==> flow/design.v <==
module alu(
    input   wire    [4:0]   opcode,
    input   wire    [15:0]  a,
    input   wire    [15:0]  b,
    output  logic   [15:0]  out
);
always_comb begin
    casez (opcode)
        5'd0:    out = a + b;
        5'd1:    out = a - b;
        5'd2:    out = $signed(a) * $signed(b);
        5'd3:    out = a & b;
        5'd4:     out = a | b;
        5'd5:    out = a ^ b;
        5'd6:    out = a << b;
        5'd7:    out = a >> b;
        5'd8:   out = $signed(a) >>> b;
        5'd9:     out = 16'(a == b);
        5'd10:    out = 16'(a != b);
        5'd11:     out = 16'($signed(a) < $signed(b));
        5'd12:     out = 16'($signed(a) <= $signed(b));
        5'd13:     out = 16'($signed(a) > $signed(b));
        5'd14:     out = 16'($signed(a) >= $signed(b));
        5'd15:    out = 16'(a < b);
        default: out = 16'b0;
    endcase
end
endmodule
module stack
#(
    parameter WIDTH = 5,  
    parameter SIZE  = 32
)
(
    input wire clk,
    input wire [WIDTH-1:0] mem_dout_addr0,
    output wire [15:0] mem_dout0,
    input wire [WIDTH-1:0] mem_dout_addr1,
    output wire [15:0] mem_dout1,
    input wire we,
    input wire [WIDTH-1:0] mem_din_addr,
    input wire [15:0] mem_din
);
reg [15:0] data [SIZE-1:0];
always @(posedge clk) begin
    if (we) begin
        data[mem_din_addr] <= mem_din;
    end
end
assign mem_dout0 = data[mem_dout_addr0];  
assign mem_dout1 = data[mem_dout_addr1];  
endmodule
module rstack
#(
    parameter WIDTH         = 4,
    parameter SIZE          = 16,
    parameter DATA_WIDTH    = 13
)
(
    input   wire                    clk,
    input   wire [WIDTH-1:0]        mem_dout_addr,
    output  wire [DATA_WIDTH-1:0]   mem_dout,
    input   wire                    we,
    input   wire [WIDTH-1:0]        mem_din_addr,
    input   wire [DATA_WIDTH-1:0]   mem_din
);
reg [DATA_WIDTH-1:0] data [SIZE-1:0];
always @(posedge clk) begin
    if (we) begin
        data[mem_din_addr] <= mem_din;
    end
end
assign mem_dout = data[mem_dout_addr];  
endmodule
module cpu
#(
    parameter CODE_ADDR_WIDTH   = 13,
    parameter DATA_ADDR_WIDTH   = 13,
    parameter STACK_DEPTH       = 5,
    parameter RSTACK_DEPTH      = 4,
    parameter FP                = (1 << 13) - (1 << 6) * 6 - 16 - 16 * 4
)
(
    input   wire                        clk,
    input   wire                        reset,           
    input   wire                        resume,          
    output  wire [CODE_ADDR_WIDTH-1:0]  code_addr,       
    input   wire [15:0]                 instruction,     
    output  wire [DATA_ADDR_WIDTH-1:0]  mem_addr,        
    input   wire [15:0]                 mem_din,         
    output  wire                        mem_dout_we,     
    output  wire [15:0]                 mem_dout         
);
reg     [STACK_DEPTH-1:0] sp;    
logic   [STACK_DEPTH-1:0] sp_new;
wire    [STACK_DEPTH-1:0] sp_plus_1  = sp + 1;
wire    [STACK_DEPTH-1:0] sp_minus_1 = sp - 1;
wire    [15:0] stack_top;        
logic   [15:0] stack_top_new;
wire    [15:0] stack_pre_top;    
logic write_to_stack;            
stack #(
    .WIDTH(STACK_DEPTH),
    .SIZE(1 << STACK_DEPTH)
)
stack(
    .clk(clk),
    .mem_dout_addr0(sp),
    .mem_dout0(stack_top),
    .mem_dout_addr1(sp_minus_1),
    .mem_dout1(stack_pre_top),
    .we(write_to_stack),
    .mem_din_addr(sp_new),
    .mem_din(stack_top_new)
);
reg     [RSTACK_DEPTH-1:0] rsp;              
logic   [RSTACK_DEPTH-1:0] rsp_new;
reg     [CODE_ADDR_WIDTH-1:0] rstack_top;    
logic   [CODE_ADDR_WIDTH-1:0] rstack_top_new;
logic write_to_rstack;                       
rstack #(
    .WIDTH(RSTACK_DEPTH),
    .SIZE(1 << RSTACK_DEPTH),
    .DATA_WIDTH(CODE_ADDR_WIDTH)
)
rstack(
    .clk(clk),
    .mem_dout_addr(rsp),
    .mem_dout(rstack_top),
    .we(write_to_rstack),
    .mem_din_addr(rsp_new),
    .mem_din(rstack_top_new)
);
wire [15:0] instr       = reset ? 18944 : instruction;  
wire [15:0] instr_simm9 = {{7{instr[8]}}, instr[8:0]};
wire [15:0] instr_imm13 = {3'b0, instr[12:0]};
wire [4:0]  opcode      = instr[14:10];
wire cmd_type   = instr[15];     
wire mode       = instr[9];      
reg     [CODE_ADDR_WIDTH-1:0] pc;    
logic   [CODE_ADDR_WIDTH-1:0] pc_new;
wire    [CODE_ADDR_WIDTH-1:0] pc_plus_1 = pc + 1;
wire    [CODE_ADDR_WIDTH-1:0] pc_jz     = (~|stack_top) ? instr_imm13[12:0] : pc_plus_1;
reg     [DATA_ADDR_WIDTH-1:0] fp;    
logic   [DATA_ADDR_WIDTH-1:0] fp_new;
reg     wait_flag;
logic   wait_flag_new;
assign code_addr = pc_new;
wire [DATA_ADDR_WIDTH-1:0] mem_abs_addr =  (mode ?
                                            fp :
                                            stack_top[DATA_ADDR_WIDTH-1:0]
                                            ) + instr_simm9[DATA_ADDR_WIDTH-1:0];
assign mem_dout_we   = (!cmd_type && opcode == 5'd17) ? 1'b1 : 1'b0;
assign mem_dout      = mode ? stack_top : stack_pre_top;
assign mem_addr = mem_abs_addr;
wire [15:0] alu_x = mode ? stack_top : stack_pre_top;
wire [15:0] alu_y = mode ? instr_simm9 : stack_top;
wire [15:0] alu_out;
wire is_alu = !cmd_type && opcode < 5'd16;
alu alu(
    .opcode(opcode),
    .a(alu_x),
    .b(alu_y),
    .out(alu_out)
);
always_comb begin
    casez ({cmd_type, opcode, wait_flag, resume})
        8'b?_??_???_?_1:     pc_new = pc_plus_1;          
        8'b?_??_???_1_0,                                  
        {1'b0, 5'd23, 2'b0}: pc_new = pc;                 
        8'b1_00_???_0_0,                                  
        8'b1_10_???_0_0:     pc_new = instr_imm13[12:0];  
        8'b1_01_???_0_0:     pc_new = pc_jz;              
        {1'b0, 5'd20, 2'b0}:  pc_new = rstack_top;         
        default:             pc_new = pc_plus_1;
    endcase
end
always_comb begin
    case ({cmd_type, opcode})
        {1'b0, 5'd18}: fp_new = fp - instr_simm9[DATA_ADDR_WIDTH-1:0];
        {1'b0, 5'd20}:    fp_new = fp + instr_simm9[DATA_ADDR_WIDTH-1:0];
        {1'b0, 5'd19}: fp_new = stack_top[DATA_ADDR_WIDTH-1:0];
        default:         fp_new = fp;
    endcase
end
always_comb begin
    casez ({cmd_type, opcode})
        6'b1_10_???: rstack_top_new = pc_plus_1;  
        default:     rstack_top_new = DATA_ADDR_WIDTH'('x);
    endcase
end
always_comb begin
    casez ({cmd_type, opcode})
        6'b1_10_???:  rsp_new = rsp + 1;  
        {1'b0, 5'd20}: rsp_new = rsp - 1;
        default:      rsp_new = rsp;
    endcase
end
always_comb begin
    casez ({cmd_type, opcode})
        6'b1_10_???: write_to_rstack = 1'b1;  
        default:     write_to_rstack = 1'b0;
    endcase
end
always_comb begin
    casez ({cmd_type, is_alu, opcode})
        {2'b00, 5'd16},
        7'b01?????:         sp_new = mode ? sp : sp_minus_1;     
        {2'b00, 5'd17}:    sp_new = mode ? sp_minus_1 : sp - 2;
        {2'b00, 5'd19},
        {7'b10_01_???}:     sp_new = sp_minus_1;                 
        {2'b00, 5'd21},
        {2'b00, 5'd22},
        7'b10_11_???:       sp_new = sp_plus_1;                  
        default:            sp_new = sp;                         
    endcase
end
always_comb begin
    casez ({cmd_type, is_alu, opcode})
        7'b01?????:         stack_top_new = alu_out;         
        {2'b00, 5'd21}: stack_top_new = instr_simm9;
        {2'b00, 5'd22}:  stack_top_new = mem_din;
        7'b10_11_???:       stack_top_new = instr_imm13;     
        default:            stack_top_new = 16'bx;
    endcase
end
always_comb begin
    casez ({cmd_type, is_alu, opcode})
        7'b01?????,                                  
        {2'b00, 5'd21},
        {2'b00, 5'd22},
        7'b10_11_???:       write_to_stack = 1'b1;   
        default:            write_to_stack = 1'b0;
    endcase
end
always_comb begin
    casez({cmd_type, opcode, resume})
        {1'b0, 5'd23, 1'b0}: wait_flag_new = 1'b1;
        {7'b?_?????_1}:      wait_flag_new = 1'b0;
        default:             wait_flag_new = wait_flag;
    endcase
end
always_ff @(posedge clk) begin
    if (reset) begin
        pc  <= {CODE_ADDR_WIDTH{1'b1}};
        sp  <= STACK_DEPTH'(0);
        rsp <= RSTACK_DEPTH'(0);
        fp  <= DATA_ADDR_WIDTH'(FP);
        wait_flag <= 1'b0;
    end else begin
        pc  <= pc_new;
        sp  <= sp_new;
        rsp <= rsp_new;
        fp  <= fp_new;
        wait_flag <= wait_flag_new;
    end
end
endmodule
# Tool chain data of cpu
# The steps from the RTL of cpu to its reports follow in flow order.
# Lines are those of the file above, counted from 1.
# Cell names lack the library's common part.
# The mark - stands for no value.
# inputs
top	cpu
clk_port	clk
lib	sky130hd
lib_corner	tt_025C_1v80

# Word-level counts
# Yosys after proc, flatten, opt, wreduce and memory -nomap, before mapping. Print and check cells are not counted.
# Memory sizes are those after Yosys's memory passes, which may raise the word count (mostly to a power of two), join words into wider ones and drop unused or constant bits.
# bits
reg_bits	36
ram_bits	720
clocked_rd_ports_x_width	29
memories	2
input_bits	35
output_inout_bits	43
elab_cells	107
# mem_list
memory	words	word_bits	read_ports	wr	line_no	rtl
stack.data	32	16	2	1	44	reg [15:0] data [SIZE-1:0];
rstack.data	16	13	1	1	67	reg [DATA_WIDTH-1:0] data [SIZE-1:0];
# op_classes
add_sub_neg	11
multipliers	1
n_cmp	6
eq_ne	37
n_shift	3
muxes	26
n_logic	3
reduce_logical	13
# ops
cell	count
multiplier 16 x 16 -> 16 bit	1
case mux 16 bit (select 16 bit)	1
case mux 16 bit (select 4 bit)	1
two-way mux 16 bit	4
case mux 13 bit (select 4 bit)	1
two-way mux 13 bit	4
== test 5 x 4 -> 1 bit with constant B	8
case mux 13 bit (select 3 bit)	1
== test 7 x 5 -> 1 bit with constant B	5
< comparator 16 bit	2
adder 13 bit	2
== test 5 x 3 -> 1 bit with constant B	4
== test 5 bit with constant B	4
case mux 5 bit (select 4 bit)	1
two-way mux 5 bit	4
== test 6 x 5 -> 1 bit with constant B	3
adder 16 bit	1
subtractor 16 bit	1
greater-or-equal comparator 16 bit	1
> comparator 16 bit	1
<= comparator 16 bit	1
== test 16 bit	1
inequality test 16 bit	1
AND 16 bit	1
OR 16 bit	1
XOR 16 bit	1
left shift 16 x 16 -> 16 bit	1
right shift 16 x 16 -> 16 bit	1
# Other operator kinds: 30; their cells: 42.

# Depth
# Longest topological path by Yosys (ltp), each cell counted once; first at word level (registers and memories cut), then after technology mapping (sequential cells cut; the memories' decode and read muxes count).
# logic_depth
depth_word	7
ABC_AREA	0
depth_mapped	41

# Mapped cells and area
# Source: synth_stat.txt of the flow (Yosys; design flattened, memories mapped). It holds for the ABC_AREA given above (unset counts as 0); a run with the other value may have another netlist.
# by_type
cell	count	area_total_um2
edfxtp_1	720	2.16E+04
mux4_2	316	7.12E+03
ha_1	144	1.8E+03
fa_1	83	1.66E+03
mux2i_1	110	1.1E+03
nor2_1	245	919.632
nand2_1	242	908.371
inv_1	212	795.763
dfxtp_1	36	720.691
a21oi_1	109	545.523
o21ai_0	109	545.523
xnor2_1	59	516.746
clkbuf_1	111	416.65
nand3_1	64	320.307
a21o_1	42	315.302
buf_6	26	292.781
xor2_1	29	253.994
a22oi_1	32	240.23
# Other cell types: 84; their cells: 612.
# synth_totals
mapped_cells	3301
synth_area_um2	44813.0
seq_area_um2	22341.4
flip_flops	756
buffers	207
# The figures by module come from a second, unflattened synthesis with its own total; it is not the netlist above.
# hier_totals
cells_unflattened	3822
hier_area_um2	45842.7
# Each row is one instance without its submodules.
# modules
module	instances	cells	mod_area_um2
stack	1	1696	24796.3
alu	1	1171	8383.0
rstack	1	342	7982.7
cpu	1	613	4680.7

# Worst setup path after synthesis
# Source: OpenSTA report_checks on the synthesized netlist (no wires, ideal clock, input and output delay 20% of the period each), path of least setup slack; recovery checks are left aside. Register names are those of the netlist, which keeps one name where synthesis merged equal registers.
# synth_path
kind	flip-flop to flip-flop
startpoint	register sp[0]
endpoint	memory stack.data[0][15]
tclk_ns	10.0
t_first_pin_ns	0.000
arrival_time_ns	9.260
required_time_ns	9.657
setup_slack_ns	0.396
path_delay_ns	9.603
path_stages	37
path_buffers	11
period_less_setup_slack_ns	9.604
# "path_delay_ns" = arrival - input delay + setup time.
# "path_stages": output pins that drive a net of the path, with the launching flip-flop's if there is one; two outputs of one cell count as two.
# "period_less_setup_slack_ns" is the clock period less the worst setup slack; recovery checks do not enter. This is arithmetic on one report: input and output delays are still those of the set period (20% each).
# synth_via
path_cell_list	dfxtp_1 -> buf_6 -> buf_6 -> buf_8 -> buf_8 -> buf_6 -> clkinv_1 -> ha_1 -> buf_4 -> buf_2 -> buf_4 -> buf_2 -> buf_1 -> mux4_2 -> mux4_2 -> o22ai_1 -> a21oi_1 -> buf_2 -> ha_1 -> fa_1 -> inv_1 -> fa_1 -> inv_1 -> fa_1 -> fa_1 -> fa_1 -> inv_1 -> fa_1 -> inv_1 -> ha_1 -> and3_1 -> a211o_1 -> a21o_1 -> a21oi_1 -> xnor2_1 -> o221ai_1 -> a211o_1
# synth_lines
element	line_no	rtl
start, declared	94	reg     [STACK_DEPTH-1:0] sp;
start, assigned	246	sp  <= STACK_DEPTH'(0);
start, assigned	252	sp  <= sp_new;
end, declared	44	reg [15:0] data [SIZE-1:0];
# Chain of elaborated cells between the ends: none given.

# Path in the finished layout
# From the final timing report of run 1: the path of least setup slack in the routed layout; clock arrival at registers is part of the times.
# layout_path
kind	input port to flip-flop
startpoint	input instruction[9]
endpoint	memory stack.data[20][13]
tclk_ns	9.73
input_delay_ns	1.95
t_first_pin_ns	1.95
arrival_time_ns	8.94
required_time_ns	10.08
setup_slack_ns	1.14
path_stages	23
path_buffers	1
# layout_via
path_cell_list	clkdlybuf4s50_1 -> or2_4 -> or2_2 -> o22ai_2 -> a21oi_4 -> ha_1 -> fa_1 -> inv_1 -> fa_1 -> inv_1 -> fa_1 -> fa_1 -> fa_1 -> inv_1 -> fa_1 -> inv_1 -> ha_1 -> and3_1 -> a211o_1 -> xor2_1 -> a221o_1 -> a221oi_4 -> nand2_4
# layout_lines
element	line_no	rtl
start, declared	88	input   wire [15:0]                 instruction,
end, declared	44	reg [15:0] data [SIZE-1:0];
# Chain of elaborated cells between the ends: none given.

# Design cpu on sky130hd. What follows are 6 stored runs of the flow, each under its own settings; their order means nothing. The constraints put input and output delay at 20% of the set period each and load the outputs with 0.01 pF.
# "period_less_ws_ns" is the run's clock period less its worst setup slack. It is reckoned from that one timing run; input and output delays stay at 20% of the period that was set.
# "timing.worst_path_ns" is the time allowed to the run's worst setup path (the clock period less input and output delay, where it has them) less its slack. Clock arrival times count: a late capture clock shortens it, a late launch clock lengthens it.
# "power_uw": no workload was simulated; the value follows from the tool's default switching activity.
# Settings: -- = not set for that run.
# A result given as -- is not shown for that run.
item,run 1,run 2,run 3,run 4,run 5,run 6
CORE_UTILIZATION,40,52,70,52,52,52
SETUP_SLACK_MARGIN,0.99,-0.07,-0.51,-0.07,-0.07,-0.07
period_ns,9.73,10.8,15.6,10.8,10.8,10.8
CAP_MARGIN,20,15,20,10,15,10
CORE_MARGIN,2,2,5,4,2,4
SLEW_MARGIN,20,15,20,15,20,15
CELL_PAD_IN_SITES_DETAIL_PLACEMENT,--,2,--,2,2,1
CELL_PAD_IN_SITES_GLOBAL_PLACEMENT,--,2,--,0,1,0
CORE_ASPECT_RATIO,--,0.56,0.52,0.56,0.56,0.89
CTS_CLUSTER_DIAMETER,--,97,--,97,97,97
GPL_ROUTABILITY_DRIVEN,--,0,1,0,0,1
GPL_TIMING_DRIVEN,--,0,--,1,--,0
ABC_AREA,--,--,1,--,--,1
CTS_CLUSTER_SIZE,--,--,41,--,--,--
PLACE_DENSITY_LB_ADDON,--,--,0.11,--,--,--
MIN_ROUTING_LAYER,--,--,--,met2,--,met2
PLACE_DENSITY,--,--,--,0.88,--,0.88
TNS_END_PERCENT,--,--,--,--,--,95
yosys.chip_area_um2,44813.0,--,47580.6,--,44813.0,--
design.die.area_um2,114724.0,--,73567.8,--,88642.1,--
layout_stdcell_area_um2,52102.5,--,50991.4,--,50064.3,--
fin_util_pct,47.0,--,76.3,--,58.7,--
setup_ws_ns,1.139,--,3.826,--,0.139,--
timing.setup.tns_ns,0.000,--,0.000,--,0.000,--
hold_worst_slack_ns,0.508,--,0.507,--,0.586,--
power_uw,14514,--,7723,--,13585,--
period_less_ws_ns,8.591,--,11.774,--,10.661,--
timing.worst_path_ns,6.65,--,8.65,--,10.66,--
timing.worst_path_kind,input port to flip-flop,--,input port to flip-flop,--,flip-flop to flip-flop,--
# Run 2: no final report: clock tree synthesis broke off with DPL-0033
# Run 4: no final report: routing broke off with GRT-0116
# Run 6: no final report: routing broke off with GRT-0116
